==> flow/design.v <==
module huff_encoder (
	clk,
	reset,
	io_in,
	io_out
);
	input wire clk;
	input wire reset;
	input wire [11:0] io_in;
	output reg [11:0] io_out;
	reg [23:0] data_in;
	reg [8:0] freq_in;
	reg [1:0] count;
	reg [3:0] odd_idx;
	reg [3:0] even_idx;
	wire [56:0] initial_node;
	reg [2:0] state;
	reg [19:0] huff_tree [0:5];
	reg [56:0] in_huff_tree;
	reg [2:0] in_pad;
	wire [2:0] out_pad;
	wire [75:0] out_huff_tree;
	wire [18:0] merged_node;
	reg [8:0] encoded_value;
	reg [8:0] encoded_mask;
	reg done;
	reg [14:0] character;
	reg [2:0] encoded_value_h [0:5];
	reg [2:0] a;
	reg [2:0] b;
	reg [2:0] c;
	reg [2:0] encoded_value_l;
	reg [2:0] encoded_value_r;
	reg is_n_odd;
	freq_calc freq_calc_ins(
		.data_in(data_in),
		.freq_in(freq_in),
		.node(initial_node)
	);
	node_sorter node_sorter_ins(
		.clk(clk),
		.input_node(in_huff_tree[0+:57]),
		.input_pad(in_pad),
		.output_node(out_huff_tree[19+:57]),
		.output_pad(out_pad)
	);
	assign out_huff_tree[0+:19] = 19'b0;
	merge_nodes merge_nodes_ins(
		.min_node(out_huff_tree[57+:19]),
		.second_min_node(out_huff_tree[38+:19]),
		.merged_node(merged_node)
	);
	always @(posedge clk) begin : huffman_enc
		if (reset) begin
			state <= 3'b001;
			a <= 3'd0;
			b <= 3'b000;
			c <= 3'b000;
			done = 'b0;
			in_pad <= 3'b000;
			begin : sv2v_autoblock_1
				reg signed [31:0] i;
				for (i = 0; i < 3; i = i + 1)
					begin
						encoded_value[(2 - i) * 3+:3] = 'b0;
						encoded_mask[(2 - i) * 3+:3] = 'b0;
						in_huff_tree[((2 - i) * 19) + 18-:5] <= 'b0;
						in_huff_tree[((2 - i) * 19) + 13-:3] <= 'b0;
						in_huff_tree[((2 - i) * 19) + 10] <= 'b0;
						in_huff_tree[((2 - i) * 19) + 9-:5] <= 'b0;
						in_huff_tree[((2 - i) * 19) + 4-:5] <= 'b0;
						character[(2 - i) * 5+:5] = 'b0;
					end
			end
			begin : sv2v_autoblock_2
				reg signed [31:0] i;
				for (i = 0; i < 6; i = i + 1)
					begin
						encoded_value_h[i] = 'b0;
						huff_tree[i][19-:5] = 'b0;
						huff_tree[i][14] = 1'b0;
						huff_tree[i][3-:2] = 'b0;
						huff_tree[i][13-:5] = 'b0;
						huff_tree[i][8-:5] = 'b0;
						huff_tree[i][1-:2] = 'b0;
					end
			end
			encoded_value_l = 'b0;
			encoded_value_r = 'b0;
		end
		else
			case (state)
				3'b001: begin
					done = 'b0;
					io_out <= 'b0;
					a <= 'b0;
					b <= 'b0;
					if (io_in[11] == 1'b1) begin
						if (c < 3) begin
							data_in[(2 - c) * 8+:8] <= io_in[7:0];
							freq_in[(2 - c) * 3+:3] <= io_in[10:8];
						end
						c <= c + 1'b1;
					end
					state <= (c == 3 ? 3'b010 : 3'b001);
				end
				3'b010: begin
					count = 3;
					begin : sv2v_autoblock_3
						reg signed [31:0] i;
						for (i = 0; i < 3; i = i + 1)
							in_huff_tree[(2 - i) * 19+:19] <= initial_node[(2 - i) * 19+:19];
					end
					in_pad <= 3'b000;
					state <= 3'b011;
				end
				3'b011: state <= 3'b100;
				3'b100: begin
					in_huff_tree[38+:19] <= merged_node;
					in_huff_tree[0+:38] <= out_huff_tree[0+:38];
					in_pad <= {out_pad[2] | out_pad[1], out_pad[0], 1'b1};
					count = count - 1'b1;
					even_idx = count << 1'b1;
					odd_idx = even_idx + 1'b1;
					huff_tree[even_idx][19-:5] = out_huff_tree[75-:5];
					huff_tree[odd_idx][19-:5] = out_huff_tree[56-:5];
					huff_tree[even_idx][14] = out_huff_tree[67];
					huff_tree[odd_idx][14] = out_huff_tree[48];
					huff_tree[even_idx][13-:5] = out_huff_tree[66-:5];
					huff_tree[odd_idx][13-:5] = out_huff_tree[47-:5];
					huff_tree[even_idx][8-:5] = out_huff_tree[61-:5];
					huff_tree[odd_idx][8-:5] = out_huff_tree[42-:5];
					huff_tree[1][19-:5] = out_huff_tree[75-:5];
					huff_tree[1][14] = out_huff_tree[67];
					huff_tree[1][13-:5] = out_huff_tree[66-:5];
					huff_tree[1][8-:5] = out_huff_tree[61-:5];
					if (!(count[0] | count[1]))
						state <= 3'b101;
					else
						state <= 3'b011;
				end
				3'b101: begin
					begin : sv2v_autoblock_4
						reg signed [31:0] l;
						for (l = 5; l > 1; l = l - 1)
							begin : sv2v_autoblock_5
								reg signed [31:0] n;
								for (n = 1; n < 6; n = n + 1)
									if ((huff_tree[n][14] == 'b0) && ((huff_tree[n][13-:5] == huff_tree[l][19-:5]) || (huff_tree[n][8-:5] == huff_tree[l][19-:5])))
										huff_tree[l][3-:2] = n;
							end
					end
					begin : sv2v_autoblock_6
						reg signed [31:0] n;
						for (n = 2; n < 6; n = n + 1)
							huff_tree[n][1-:2] = huff_tree[huff_tree[n][3-:2]][1-:2] + 1'b1;
					end
					state <= 3'b110;
				end
				3'b110: begin
					begin : sv2v_autoblock_7
						reg signed [31:0] n;
						for (n = 2; n < 6; n = n + 1)
							begin
								encoded_value_l = encoded_value_h[huff_tree[n][3-:2]] << 1'b1;
								encoded_value_r = (encoded_value_h[huff_tree[n][3-:2]] << 1'b1) | 1'b1;
								is_n_odd = n[0];
								if (huff_tree[n][3-:2] != 1'b1)
									encoded_value_h[n] = (is_n_odd ? encoded_value_r : encoded_value_l);
								else if (huff_tree[n][3-:2] == 1'b1)
									encoded_value_h[n][0] = (is_n_odd ? 1'b1 : 1'b0);
							end
					end
					begin : sv2v_autoblock_8
						integer i;
						for (i = 0; i <= 2; i = i + 1)
							begin : sv2v_autoblock_9
								reg signed [31:0] n;
								for (n = 1; n < 6; n = n + 1)
									if ((huff_tree[n][19-:5] == data_in[((2 - i) * 8) + 3-:4]) && (huff_tree[n][14] == 'b1)) begin
										encoded_mask[(2 - i) * 3+:3] = (1'b1 << huff_tree[n][1-:2]) - 1'b1;
										encoded_value[(2 - i) * 3+:3] = encoded_value_h[n];
										character[(2 - i) * 5+:5] = huff_tree[n][19-:5];
									end
							end
					end
					state <= 3'b111;
				end
				3'b111: begin
					c <= 'b0;
					done = 1'b1;
					io_out[8:0] <= (b[0] == 1'b0 ? {done, 3'b011, (a > 2 ? 5'b00000 : character[(2 - a) * 5+:5])} : {done, 2'b00, encoded_mask[(2 - a) * 3+:3], encoded_value[(2 - a) * 3+:3]});
					b <= b + 1'b1;
					a <= (b[0] == 1'b1 ? a + 1 : a);
					state <= (a > 2 ? 3'b001 : 3'b111);
				end
				default: state <= 3'b001;
			endcase
	end
endmodule
module freq_calc (
	data_in,
	freq_in,
	node
);
	input wire [23:0] data_in;
	input wire [8:0] freq_in;
	output reg [56:0] node;
	always @(*) begin : sv2v_autoblock_1
		reg signed [31:0] i;
		for (i = 0; i < 3; i = i + 1)
			begin
				node[((2 - i) * 19) + 18-:5] = data_in[(2 - i) * 8+:8];
				node[((2 - i) * 19) + 13-:3] = freq_in[(2 - i) * 3+:3];
				node[((2 - i) * 19) + 9-:5] = 'b0;
				node[((2 - i) * 19) + 4-:5] = 'b0;
				node[((2 - i) * 19) + 10] = 1'b1;
			end
	end
endmodule
module node_sorter (
	clk,
	input_node,
	input_pad,
	output_node,
	output_pad
);
	input wire clk;
	input wire [56:0] input_node;
	input wire [2:0] input_pad;
	output reg [56:0] output_node;
	output reg [2:0] output_pad;
	reg [18:0] temp_node;
	reg [56:0] sort_tmp;
	reg [2:0] pad_tmp;
	always @(posedge clk) begin
		begin : sv2v_autoblock_1
			reg signed [31:0] i;
			for (i = 0; i < 3; i = i + 1)
				sort_tmp = input_node;
		end
		pad_tmp = input_pad;
		begin : sv2v_autoblock_2
			reg signed [31:0] j;
			for (j = 0; j < 2; j = j + 1)
				begin : sv2v_autoblock_3
					reg signed [31:0] k;
					for (k = 0; k < 2; k = k + 1)
						if (!(pad_tmp[2 - k] | pad_tmp[2 - (k + 1)]) && (((sort_tmp[((2 - k) * 19) + 13-:3] == sort_tmp[((2 - (k + 1)) * 19) + 13-:3]) && (sort_tmp[((2 - k) * 19) + 18-:5] > sort_tmp[((2 - (k + 1)) * 19) + 18-:5])) || (sort_tmp[((2 - k) * 19) + 13-:3] > sort_tmp[((2 - (k + 1)) * 19) + 13-:3]))) begin
							temp_node = sort_tmp[(2 - k) * 19+:19];
							sort_tmp[(2 - k) * 19+:19] = sort_tmp[(2 - (k + 1)) * 19+:19];
							sort_tmp[(2 - (k + 1)) * 19+:19] = temp_node;
							pad_tmp[2 - k] = 1'b0;
							pad_tmp[2 - (k + 1)] = 1'b0;
						end
				end
		end
		output_node <= sort_tmp;
		output_pad <= pad_tmp;
	end
endmodule
module merge_nodes (
	min_node,
	second_min_node,
	merged_node
);
	input wire [18:0] min_node;
	input wire [18:0] second_min_node;
	output wire [18:0] merged_node;
	assign merged_node[18-:5] = min_node[18-:5] + second_min_node[18-:5];
	assign merged_node[13-:3] = min_node[13-:3] + second_min_node[13-:3];
	assign merged_node[9-:5] = min_node[18-:5];
	assign merged_node[4-:5] = second_min_node[18-:5];
	assign merged_node[10] = 1'b0;
endmodule
`default_nettype none
module my_chip (
    input logic [11:0] io_in,  
    output logic [11:0] io_out,  
    input logic clock,
    input logic reset  
);
    huff_encoder DUT(.clk(clock), .reset(reset), .io_in(io_in), .io_out(io_out));  
endmodule
Memo
Re: synthesis data of my_chip

### Tool chain data of my_chip

Tool output for the design above before and after an edit, in the order of the flow.
"original" refers to lines of the RTL above, "edited" to lines of the edited file.
"change": "edited" minus "original" as printed here. "rel. change": 100 x difference / "original".
Operators: Yosys type, input widths -> output width; for muxes data width and select width s.
Cell names lack the library's common part.
A cell with n/a has no value.

| design | value |
|---|---|
| top | my_chip |
| clock input | clock |
| cell library | sky130hd |
| timing corner | tt_025C_1v80 |

### The edit

The edit as a unified diff against the file above.
The edited RTL no longer does the same as the RTL above: the edit was made by script, with no optimisation intended.

```diff
@@ -147,5 +147,4 @@
 								reg signed [31:0] n;
 								for (n = 1; n < 6; n = n + 1)
-									if ((huff_tree[n][14] == 'b0) && ((huff_tree[n][13-:5] == huff_tree[l][19-:5]) || (huff_tree[n][8-:5] == huff_tree[l][19-:5])))
 										huff_tree[l][3-:2] = n;
 							end
```

### After elaboration

Source: Yosys, flattened and elaborated. Widths are those after wreduce. Registers that Yosys merges into a memory's read port (data or address) are not register bits. Print and check cells do not count.

Cells by class:

| what | original | edited | change | rel. change (%) |
|---|---|---|---|---|
| order comparisons | 10 | 10 | 0 | 0.00 |
| muxes and demuxes | 164 | 103 | -61 | -37.20 |
| add/sub/neg operators | 19 | 13 | -6 | -31.58 |
| reduce/logical cells | 102 | 52 | -50 | -49.02 |
| eq/ne operators | 107 | 35 | -72 | -67.29 |
| shifts and indexed selects | 11 | 8 | -3 | -27.27 |
| $mul | 3 | 3 | 0 | 0.00 |
| bitwise operators | 18 | 13 | -5 | -27.78 |

Operator list:

| cell | original | edited | change | rel. change (%) |
|---|---|---|---|---|
| $eq 5x5->1 | 40 | 0 | -40 | -100.00 |
| $mux 2 | 43 | 10 | -33 | -76.74 |
| $logic_and 1x1->1 | 43 | 23 | -20 | -46.51 |
| $logic_or 1x1->1 | 24 | 4 | -20 | -83.33 |
| $eq 2x2->1 const B | 17 | 1 | -16 | -94.12 |
| $mux 5 | 34 | 22 | -12 | -35.29 |
| $eq 2x1->1 const B | 13 | 1 | -12 | -92.31 |
| $mux 1 | 20 | 12 | -8 | -40.00 |
| $logic_not 2->1 | 8 | 1 | -7 | -87.50 |
| $not 1->1 | 6 | 1 | -5 | -83.33 |
| $ne 2x1->1 const B | 5 | 1 | -4 | -80.00 |
| $pmux 2 s3 | 4 | 0 | -4 | -100.00 |
| $pmux 2 s4 | 4 | 0 | -4 | -100.00 |
| $add 2x1->2 const B | 4 | 1 | -3 | -75.00 |
| $reduce_or 2->1 | 4 | 1 | -3 | -75.00 |
| $shl 1x2->3 const A | 4 | 1 | -3 | -75.00 |
| $sub 3x1->3 const B | 4 | 1 | -3 | -75.00 |
| $mux 3 | 31 | 31 | 0 | 0.00 |
| $eq 5x4->1 | 15 | 15 | 0 | 0.00 |
| $reduce_and 2->1 | 11 | 11 | 0 | 0.00 |
| $mux 19 | 8 | 8 | 0 | 0.00 |
| $pmux 3 s2 | 7 | 7 | 0 | 0.00 |
| $pmux 5 s2 | 7 | 7 | 0 | 0.00 |
| $eq 3x3->1 const B | 6 | 6 | 0 | 0.00 |
| $or 1x1->1 | 6 | 6 | 0 | 0.00 |
| $eq 3x2->1 const B | 5 | 5 | 0 | 0.00 |
| $add 3x1->3 const B | 4 | 4 | 0 | 0.00 |
| $eq 3x3->1 | 4 | 4 | 0 | 0.00 |

Not every row of either side is listed.

Storage and ports:

| what | original | edited | change | rel. change (%) |
|---|---|---|---|---|
| word-level cells | 500 | 287 | -213 | -42.60 |
| register bits | 306 | 242 | -64 | -20.92 |
| input port bits | 14 | 14 | 0 | 0.00 |

### Depth

Yosys ltp: most cells in a row. Word level: on the elaborated netlist, between registers, memories and ports. Mapped: between sequential cells and ports; inverters and the memories' decode and read muxes count.

Logic depth:

| what | original | edited | change | rel. change (%) |
|---|---|---|---|---|
| depth after elaboration | 23 | 20 | -3 | -13.04 |
| ABC_AREA | 0 | 0 | n/a | n/a |
| depth in mapped cells | 41 | 37 | -4 | -9.76 |
| mapped depth without buffers | 36 | 31 | -5 | -13.89 |

### Netlist

Source: synth_stat.txt of the flow (Yosys; design flattened, memories mapped). It holds for the ABC_AREA given above (unset counts as 0); a run with the other value may have another netlist.

Synthesis totals:

| what | original | edited | change | rel. change (%) |
|---|---|---|---|---|
| cell area after synthesis (um^2) | 19084.6 | 11657.4 | -7427.2 | -38.92 |
| flip-flops | 296 | 173 | -123 | -41.55 |
| standard cells after synthesis | 2288 | 1408 | -880 | -38.46 |
| sequential part of the area (um^2) | 6266.0 | 3803.6 | -2462.4 | -39.30 |

Cells by type:

| type | original | edited | change | rel. change (%) |
|---|---|---|---|---|
| dfxtp_1 | 262 | 139 | -123 | -46.95 |
| nand2_1 | 243 | 134 | -109 | -44.86 |
| xor2_1 | 141 | 42 | -99 | -70.21 |
| xnor2_1 | 123 | 33 | -90 | -73.17 |
| clkbuf_1 | 125 | 56 | -69 | -55.20 |
| a21oi_1 | 178 | 110 | -68 | -38.20 |
| nor2_1 | 203 | 142 | -61 | -30.05 |
| mux2i_1 | 121 | 60 | -61 | -50.41 |
| o22ai_1 | 45 | 7 | -38 | -84.44 |
| a22o_1 | 39 | 7 | -32 | -82.05 |
| nand3_1 | 62 | 35 | -27 | -43.55 |
| buf_1 | 37 | 15 | -22 | -59.46 |
| o21ai_0 | 67 | 47 | -20 | -29.85 |
| nor2b_1 | 27 | 10 | -17 | -62.96 |
| mux2_2 | 34 | 18 | -16 | -47.06 |
| and3_1 | 6 | 19 | +13 | +216.67 |
| buf_2 | 43 | 31 | -12 | -27.91 |
| o221a_2 | 19 | 7 | -12 | -63.16 |

Not every row of either side is listed.
The figures by module come from a second, unflattened synthesis with its own total; it is not the netlist above.

Unflattened totals:

| what | original | edited | change | rel. change (%) |
|---|---|---|---|---|
| cells (unflattened synthesis) | 2606 | 1833 | -773 | -29.66 |
| area total of the unflattened synthesis (um^2) | 21180.3 | 15577.4 | -5602.9 | -26.45 |

Rows give one instance, submodules left out.

By module, original:

| module | times used | cells | sequential area (um^2) | area (um^2) |
|---|---|---|---|---|
| huff_encoder | 1 | 2028 | 5555.3 | 16568.4 |
| node_sorter | 1 | 480 | 1201.2 | 3866.2 |
| freq_calc | 1 | 59 | 0.0 | 435.4 |
| merge_nodes | 1 | 39 | 0.0 | 310.3 |
| my_chip | 1 | 0 | 0.0 | 0.0 |

By module, edited:

| module | times used | cells | sequential area (um^2) | area (um^2) |
|---|---|---|---|---|
| huff_encoder | 1 | 1255 | 4093.9 | 10965.5 |
| node_sorter | 1 | 480 | 1201.2 | 3866.2 |
| freq_calc | 1 | 59 | 0.0 | 435.4 |
| merge_nodes | 1 | 39 | 0.0 | 310.3 |
| my_chip | 1 | 0 | 0.0 | 0.0 |

### Path before layout

Path of least setup slack by OpenSTA after synthesis, without wires, with an ideal clock, recovery checks aside; 20% of the period is set as input and as output delay. Where synthesis merged equal registers, the netlist keeps one of their names.

Timing post-synthesis:

| what | original | edited | change | rel. change (%) |
|---|---|---|---|---|
| path type | register to register | register to register | n/a | n/a |
| start point | reg DUT.in_huff_tree[34] | reg DUT.in_huff_tree[35] | n/a | n/a |
| end point | reg DUT.node_sorter_ins.output_node[19] | reg DUT.node_sorter_ins.output_node[11] | n/a | n/a |
| stages | 39 | 34 | -5 | -12.82 |
| path delay (ns) | 8.131 | 7.385 | -0.746 | -9.17 |
| time at the first pin (ns) | 0.000 | 0.000 | 0.000 | n/a |
| setup time (ns) | 0.137 | 0.149 | +0.012 | n/a |
| path buffers | 4 | 5 | +1 | +25.00 |
| arrival (ns) | 7.994 | 7.236 | -0.758 | -9.48 |
| clock period (ns) | 12.0 | 12.0 | 0.0 | 0.00 |
| path slack (ns) | 3.869 | 4.614 | +0.745 | n/a |
| period reached after synthesis (ns) | 8.131 | 7.386 | -0.745 | -9.16 |

"path delay" is the arrival time less input delay plus setup time.
"stages": output pins that drive a net of the path, with the launching flip-flop's if there is one; two outputs of one cell count as two.
"period reached after synthesis" = period - worst setup slack (recovery checks aside). The figure is calculated, with input and output delays left at 20% of the set period.
Between the ends stands the longest chain of elaborated cells between them, by number of cells; it is not shown to be the way that was timed. Of several equally long chains one is given.
Each line given opens the expression or statement behind the cell; cells for indexed reads and writes are added by Yosys, which also makes memories of some case tables.
A register here has more assigning lines than the two given.

| on the way, post-synthesis, original | value |
|---|---|
| cell sequence | dfxtp_1 > inv_1 > ha_1 > nor2b_1 > o21ai_0 > a21oi_1 > a2bb2oi_1 > o21ai_1 > mux2_2 > ha_1 > nor2b_1 > o21a_1 > o21a_1 > o21a_1 > o22ai_1 > a41oi_1 > clkbuf_1 > o21ai_0 > [... 3 more ...] > o21a_1 > o21a_1 > o22ai_1 > a41o_1 > clkbuf_1 > buf_1 > mux2_2 > ha_1 > nor2b_1 > o21a_1 > o21a_1 > o21a_1 > o22ai_1 > a41oi_1 > nor3_1 > a21oi_1 > clkbuf_1 > o22ai_1 |
| length of the longest elaborated chain | 20 |

RTL lines, path post-synthesis, original:

| what | line | source |
|---|---|---|
| start, declared | 19 | `reg [56:0] in_huff_tree;` |
| start, assigned | 112 | `in_huff_tree[(2 - i) * 19+:19] <= initial_node[(2 - i) * 19+:19];` |
| start, assigned | 120 | `in_huff_tree[0+:38] <= out_huff_tree[0+:38];` |
| $gt 5x5->1 | 249 | `if (!(pad_tmp[2 - k] \| pad_tmp[2 - (k + 1)]) && (((sort_tmp[((2 - k) * 19) + 13-:3] == sort_tmp[((2 - (k + 1)) ...` |
| $logic_and 1x1->1 | 249 |  |
| $logic_or 1x1->1 | 249 |  |
| $logic_and 1x1->1 | 249 |  |
| $mux 19 | 249 |  |
| $gt 5x5->1 | 249 |  |
| $logic_and 1x1->1 | 249 |  |
| [... 6 more ...] | n/a |  |
| $logic_and 1x1->1 | 249 |  |
| $mux 19 | 249 |  |
| $gt 5x5->1 | 249 |  |
| $logic_and 1x1->1 | 249 |  |
| $logic_or 1x1->1 | 249 |  |
| $logic_and 1x1->1 | 249 |  |
| $mux 19 | 249 |  |
| end, assigned | 258 | `output_node <= sort_tmp;` |
| end, declared | 231 | `output reg [56:0] output_node;` |

| on the way, post-synthesis, edited | value |
|---|---|
| cell sequence | dfxtp_1 > inv_1 > ha_1 > a211oi_1 > nor2_1 > o41ai_2 > clkbuf_1 > nor2_1 > a21oi_1 > ha_1 > and3_1 > nand4_1 > and3_1 > clkbuf_1 > clkbuf_1 > o21ai_0 > ha_1 > and3_1 > nand4_1 > nor3b_1 > nand2_1 > nor2_1 > buf_1 > a21oi_1 > o221a_2 > ha_1 > and3_1 > o21ai_0 > nand3_1 > o2111a_1 > clkbuf_1 > mux2i_1 > a2bb2oi_1 > o221ai_1 |
| length of the longest elaborated chain | 20 |

RTL lines, path post-synthesis, edited:

| what | line | source |
|---|---|---|
| start, declared | 19 | `reg [56:0] in_huff_tree;` |
| start, assigned | 112 | `in_huff_tree[(2 - i) * 19+:19] <= initial_node[(2 - i) * 19+:19];` |
| start, assigned | 120 | `in_huff_tree[0+:38] <= out_huff_tree[0+:38];` |
| $gt 5x5->1 | 248 | `if (!(pad_tmp[2 - k] \| pad_tmp[2 - (k + 1)]) && (((sort_tmp[((2 - k) * 19) + 13-:3] == sort_tmp[((2 - (k + 1)) ...` |
| $logic_and 1x1->1 | 248 |  |
| $logic_or 1x1->1 | 248 |  |
| $logic_and 1x1->1 | 248 |  |
| $mux 19 | 248 |  |
| $gt 5x5->1 | 248 |  |
| $logic_and 1x1->1 | 248 |  |
| [... 6 more ...] | n/a |  |
| $logic_and 1x1->1 | 248 |  |
| $mux 19 | 248 |  |
| $gt 5x5->1 | 248 |  |
| $logic_and 1x1->1 | 248 |  |
| $logic_or 1x1->1 | 248 |  |
| $logic_and 1x1->1 | 248 |  |
| $mux 19 | 248 |  |
| end, assigned | 257 | `output_node <= sort_tmp;` |
| end, declared | 230 | `output reg [56:0] output_node;` |

### Timing after layout

Path of least setup slack in the final report of the runs of set A (OpenROAD, finished layout, wires in). Where an end is a register, its clock arrival counts in the times.

Timing post-layout:

| what | original | edited | change | rel. change (%) |
|---|---|---|---|---|
| path type | register to register | register to register | n/a | n/a |
| start point | reg DUT.in_huff_tree[34] | reg DUT.in_huff_tree[32] | n/a | n/a |
| end point | reg DUT.node_sorter_ins.output_node[37] | reg DUT.node_sorter_ins.output_node[32] | n/a | n/a |
| stages | 37 | 30 | -7 | -18.92 |
| clock period (ns) | 12.0 | 12.0 | 0.0 | 0.00 |
| setup time (ns) | 0.06 | 0.12 | +0.06 | n/a |
| arrival (ns) | 9.70 | 10.01 | +0.31 | +3.20 |
| path slack (ns) | 2.79 | 2.32 | -0.47 | n/a |
| time at the first pin (ns) | 0.55 | 0.44 | -0.11 | -20.00 |
| path buffers | 2 | 0 | -2 | -100.00 |

Between the ends stands the longest chain of elaborated cells between them, by number of cells; it is not shown to be the way that was timed. Of several equally long chains one is given.
A register here has more assigning lines than the two given.

| on the way, post-layout, original | value |
|---|---|
| cell sequence | dfxtp_1 > inv_1 > ha_1 > nor2b_1 > o21ai_0 > a21oi_1 > a2bb2oi_1 > o21ai_4 > buf_4 > mux2_2 > ha_1 > nor2b_1 > o21a_1 > o21a_1 > o21a_1 > o22ai_1 > a41oi_2 > buf_4 > o21ai_0 > ha_1 > nor2b_1 > o21a_1 > o21a_1 > o21a_1 > o22ai_1 > a41o_1 > mux2i_1 > ha_1 > nor2b_1 > o21a_1 > o21a_1 > o21a_1 > o22ai_1 > a41o_1 > nor2_1 > a21oi_1 > o221a_2 |
| length of the longest elaborated chain | 20 |

RTL lines, path post-layout, original:

| what | line | source |
|---|---|---|
| start, declared | 19 | `reg [56:0] in_huff_tree;` |
| start, assigned | 112 | `in_huff_tree[(2 - i) * 19+:19] <= initial_node[(2 - i) * 19+:19];` |
| start, assigned | 120 | `in_huff_tree[0+:38] <= out_huff_tree[0+:38];` |
| $gt 5x5->1 | 249 | `if (!(pad_tmp[2 - k] \| pad_tmp[2 - (k + 1)]) && (((sort_tmp[((2 - k) * 19) + 13-:3] == sort_tmp[((2 - (k + 1)) ...` |
| $logic_and 1x1->1 | 249 |  |
| $logic_or 1x1->1 | 249 |  |
| $logic_and 1x1->1 | 249 |  |
| $mux 19 | 249 |  |
| $gt 5x5->1 | 249 |  |
| $logic_and 1x1->1 | 249 |  |
| [... 6 more ...] | n/a |  |
| $logic_and 1x1->1 | 249 |  |
| $mux 19 | 249 |  |
| $gt 5x5->1 | 249 |  |
| $logic_and 1x1->1 | 249 |  |
| $logic_or 1x1->1 | 249 |  |
| $logic_and 1x1->1 | 249 |  |
| $mux 19 | 249 |  |
| end, assigned | 258 | `output_node <= sort_tmp;` |
| end, declared | 231 | `output reg [56:0] output_node;` |

| on the way, post-layout, edited | value |
|---|---|
| cell sequence | dfxtp_1 > inv_1 > ha_1 > o21ai_0 > a21oi_1 > o221a_2 > o41a_1 > o21ai_0 > ha_1 > and3_1 > o21ai_0 > nand3_1 > and3_1 > o21ai_0 > ha_1 > and3_1 > nand4_1 > nor3b_1 > nand2_1 > nor2_1 > a21oi_1 > o221ai_1 > ha_1 > nand2b_1 > a21oi_1 > nor2b_1 > o2111ai_1 > mux2i_1 > o21ai_1 > a221o_1 |
| length of the longest elaborated chain | 20 |

RTL lines, path post-layout, edited:

| what | line | source |
|---|---|---|
| start, declared | 19 | `reg [56:0] in_huff_tree;` |
| start, assigned | 112 | `in_huff_tree[(2 - i) * 19+:19] <= initial_node[(2 - i) * 19+:19];` |
| start, assigned | 120 | `in_huff_tree[0+:38] <= out_huff_tree[0+:38];` |
| $eq 3x3->1 | 248 | `if (!(pad_tmp[2 - k] \| pad_tmp[2 - (k + 1)]) && (((sort_tmp[((2 - k) * 19) + 13-:3] == sort_tmp[((2 - (k + 1)) ...` |
| $logic_and 1x1->1 | 248 |  |
| $logic_or 1x1->1 | 248 |  |
| $logic_and 1x1->1 | 248 |  |
| $mux 19 | 248 |  |
| $gt 5x5->1 | 248 |  |
| $logic_and 1x1->1 | 248 |  |
| [... 6 more ...] | n/a |  |
| $logic_and 1x1->1 | 248 |  |
| $mux 19 | 248 |  |
| $gt 5x5->1 | 248 |  |
| $logic_and 1x1->1 | 248 |  |
| $logic_or 1x1->1 | 248 |  |
| $logic_and 1x1->1 | 248 |  |
| $mux 19 | 248 |  |
| end, assigned | 257 | `output_node <= sort_tmp;` |
| end, declared | 230 | `output reg [56:0] output_node;` |

### Measured runs

Both versions went through the flow (Yosys, OpenROAD) with the same settings in each pair. Constraints: input delay and output delay 20% of the set period each, output load 0.01 pF.

| settings, set A | value |
|---|---|
| period_ns | 12.0 |
| CAP_MARGIN | 20 |
| CORE_MARGIN | 2 |
| CORE_UTILIZATION | 40 |
| SLEW_MARGIN | 20 |

Final reports, set A:

| what | original | edited | change | rel. change (%) |
|---|---|---|---|---|
| overall power (uW) | 3019 | 1835 | -1184 | -39.22 |
| smallest setup slack (ns) | 2.786 | 2.316 | -0.470 | n/a |
| period achieved (ns) | 9.214 | 9.684 | +0.470 | +5.10 |
| chip area after synthesis (Yosys) (um^2) | 19084.6 | 11657.4 | -7427.2 | -38.92 |
| die outline area (um^2) | 49475.1 | 30525.3 | -18949.8 | -38.30 |
| standard-cell area after routing (um^2) | 20678.6 | 12522.0 | -8156.6 | -39.44 |

| settings, set B | value |
|---|---|
| CELL_PAD_IN_SITES_DETAIL_PLACEMENT | 2 |
| CORE_ASPECT_RATIO | 0.53 |
| CORE_UTILIZATION | 37 |
| CTS_CLUSTER_DIAMETER | 300 |
| CTS_CLUSTER_SIZE | 27 |
| GPL_TIMING_DRIVEN | 1 |
| PLACE_DENSITY | 0.35 |
| SETUP_SLACK_MARGIN | -0.18 |
| TNS_END_PERCENT | 40 |
| period_ns | 15.4 |
| CAP_MARGIN | 20 |
| CORE_MARGIN | 2 |
| SLEW_MARGIN | 20 |

Final reports, set B:

| what | original | edited | change | rel. change (%) |
|---|---|---|---|---|
| overall power (uW) | 2013 | 1579 | -434 | -21.56 |
| smallest setup slack (ns) | 5.090 | 5.428 | +0.338 | n/a |
| period achieved (ns) | 10.310 | 9.972 | -0.338 | -3.28 |
| chip area after synthesis (Yosys) (um^2) | 19084.6 | 11657.4 | -7427.2 | -38.92 |
| die outline area (um^2) | 53504.7 | 33013.9 | -20490.8 | -38.30 |
| standard-cell area after routing (um^2) | 19999.2 | 12622.1 | -7377.1 | -36.89 |

"period achieved": clock period set for the run, less the worst setup slack. It is reckoned from that one timing run; input and output delays stay at 20% of the period that was set.
"overall power" is the tool's figure for a default switching activity; nothing was simulated.
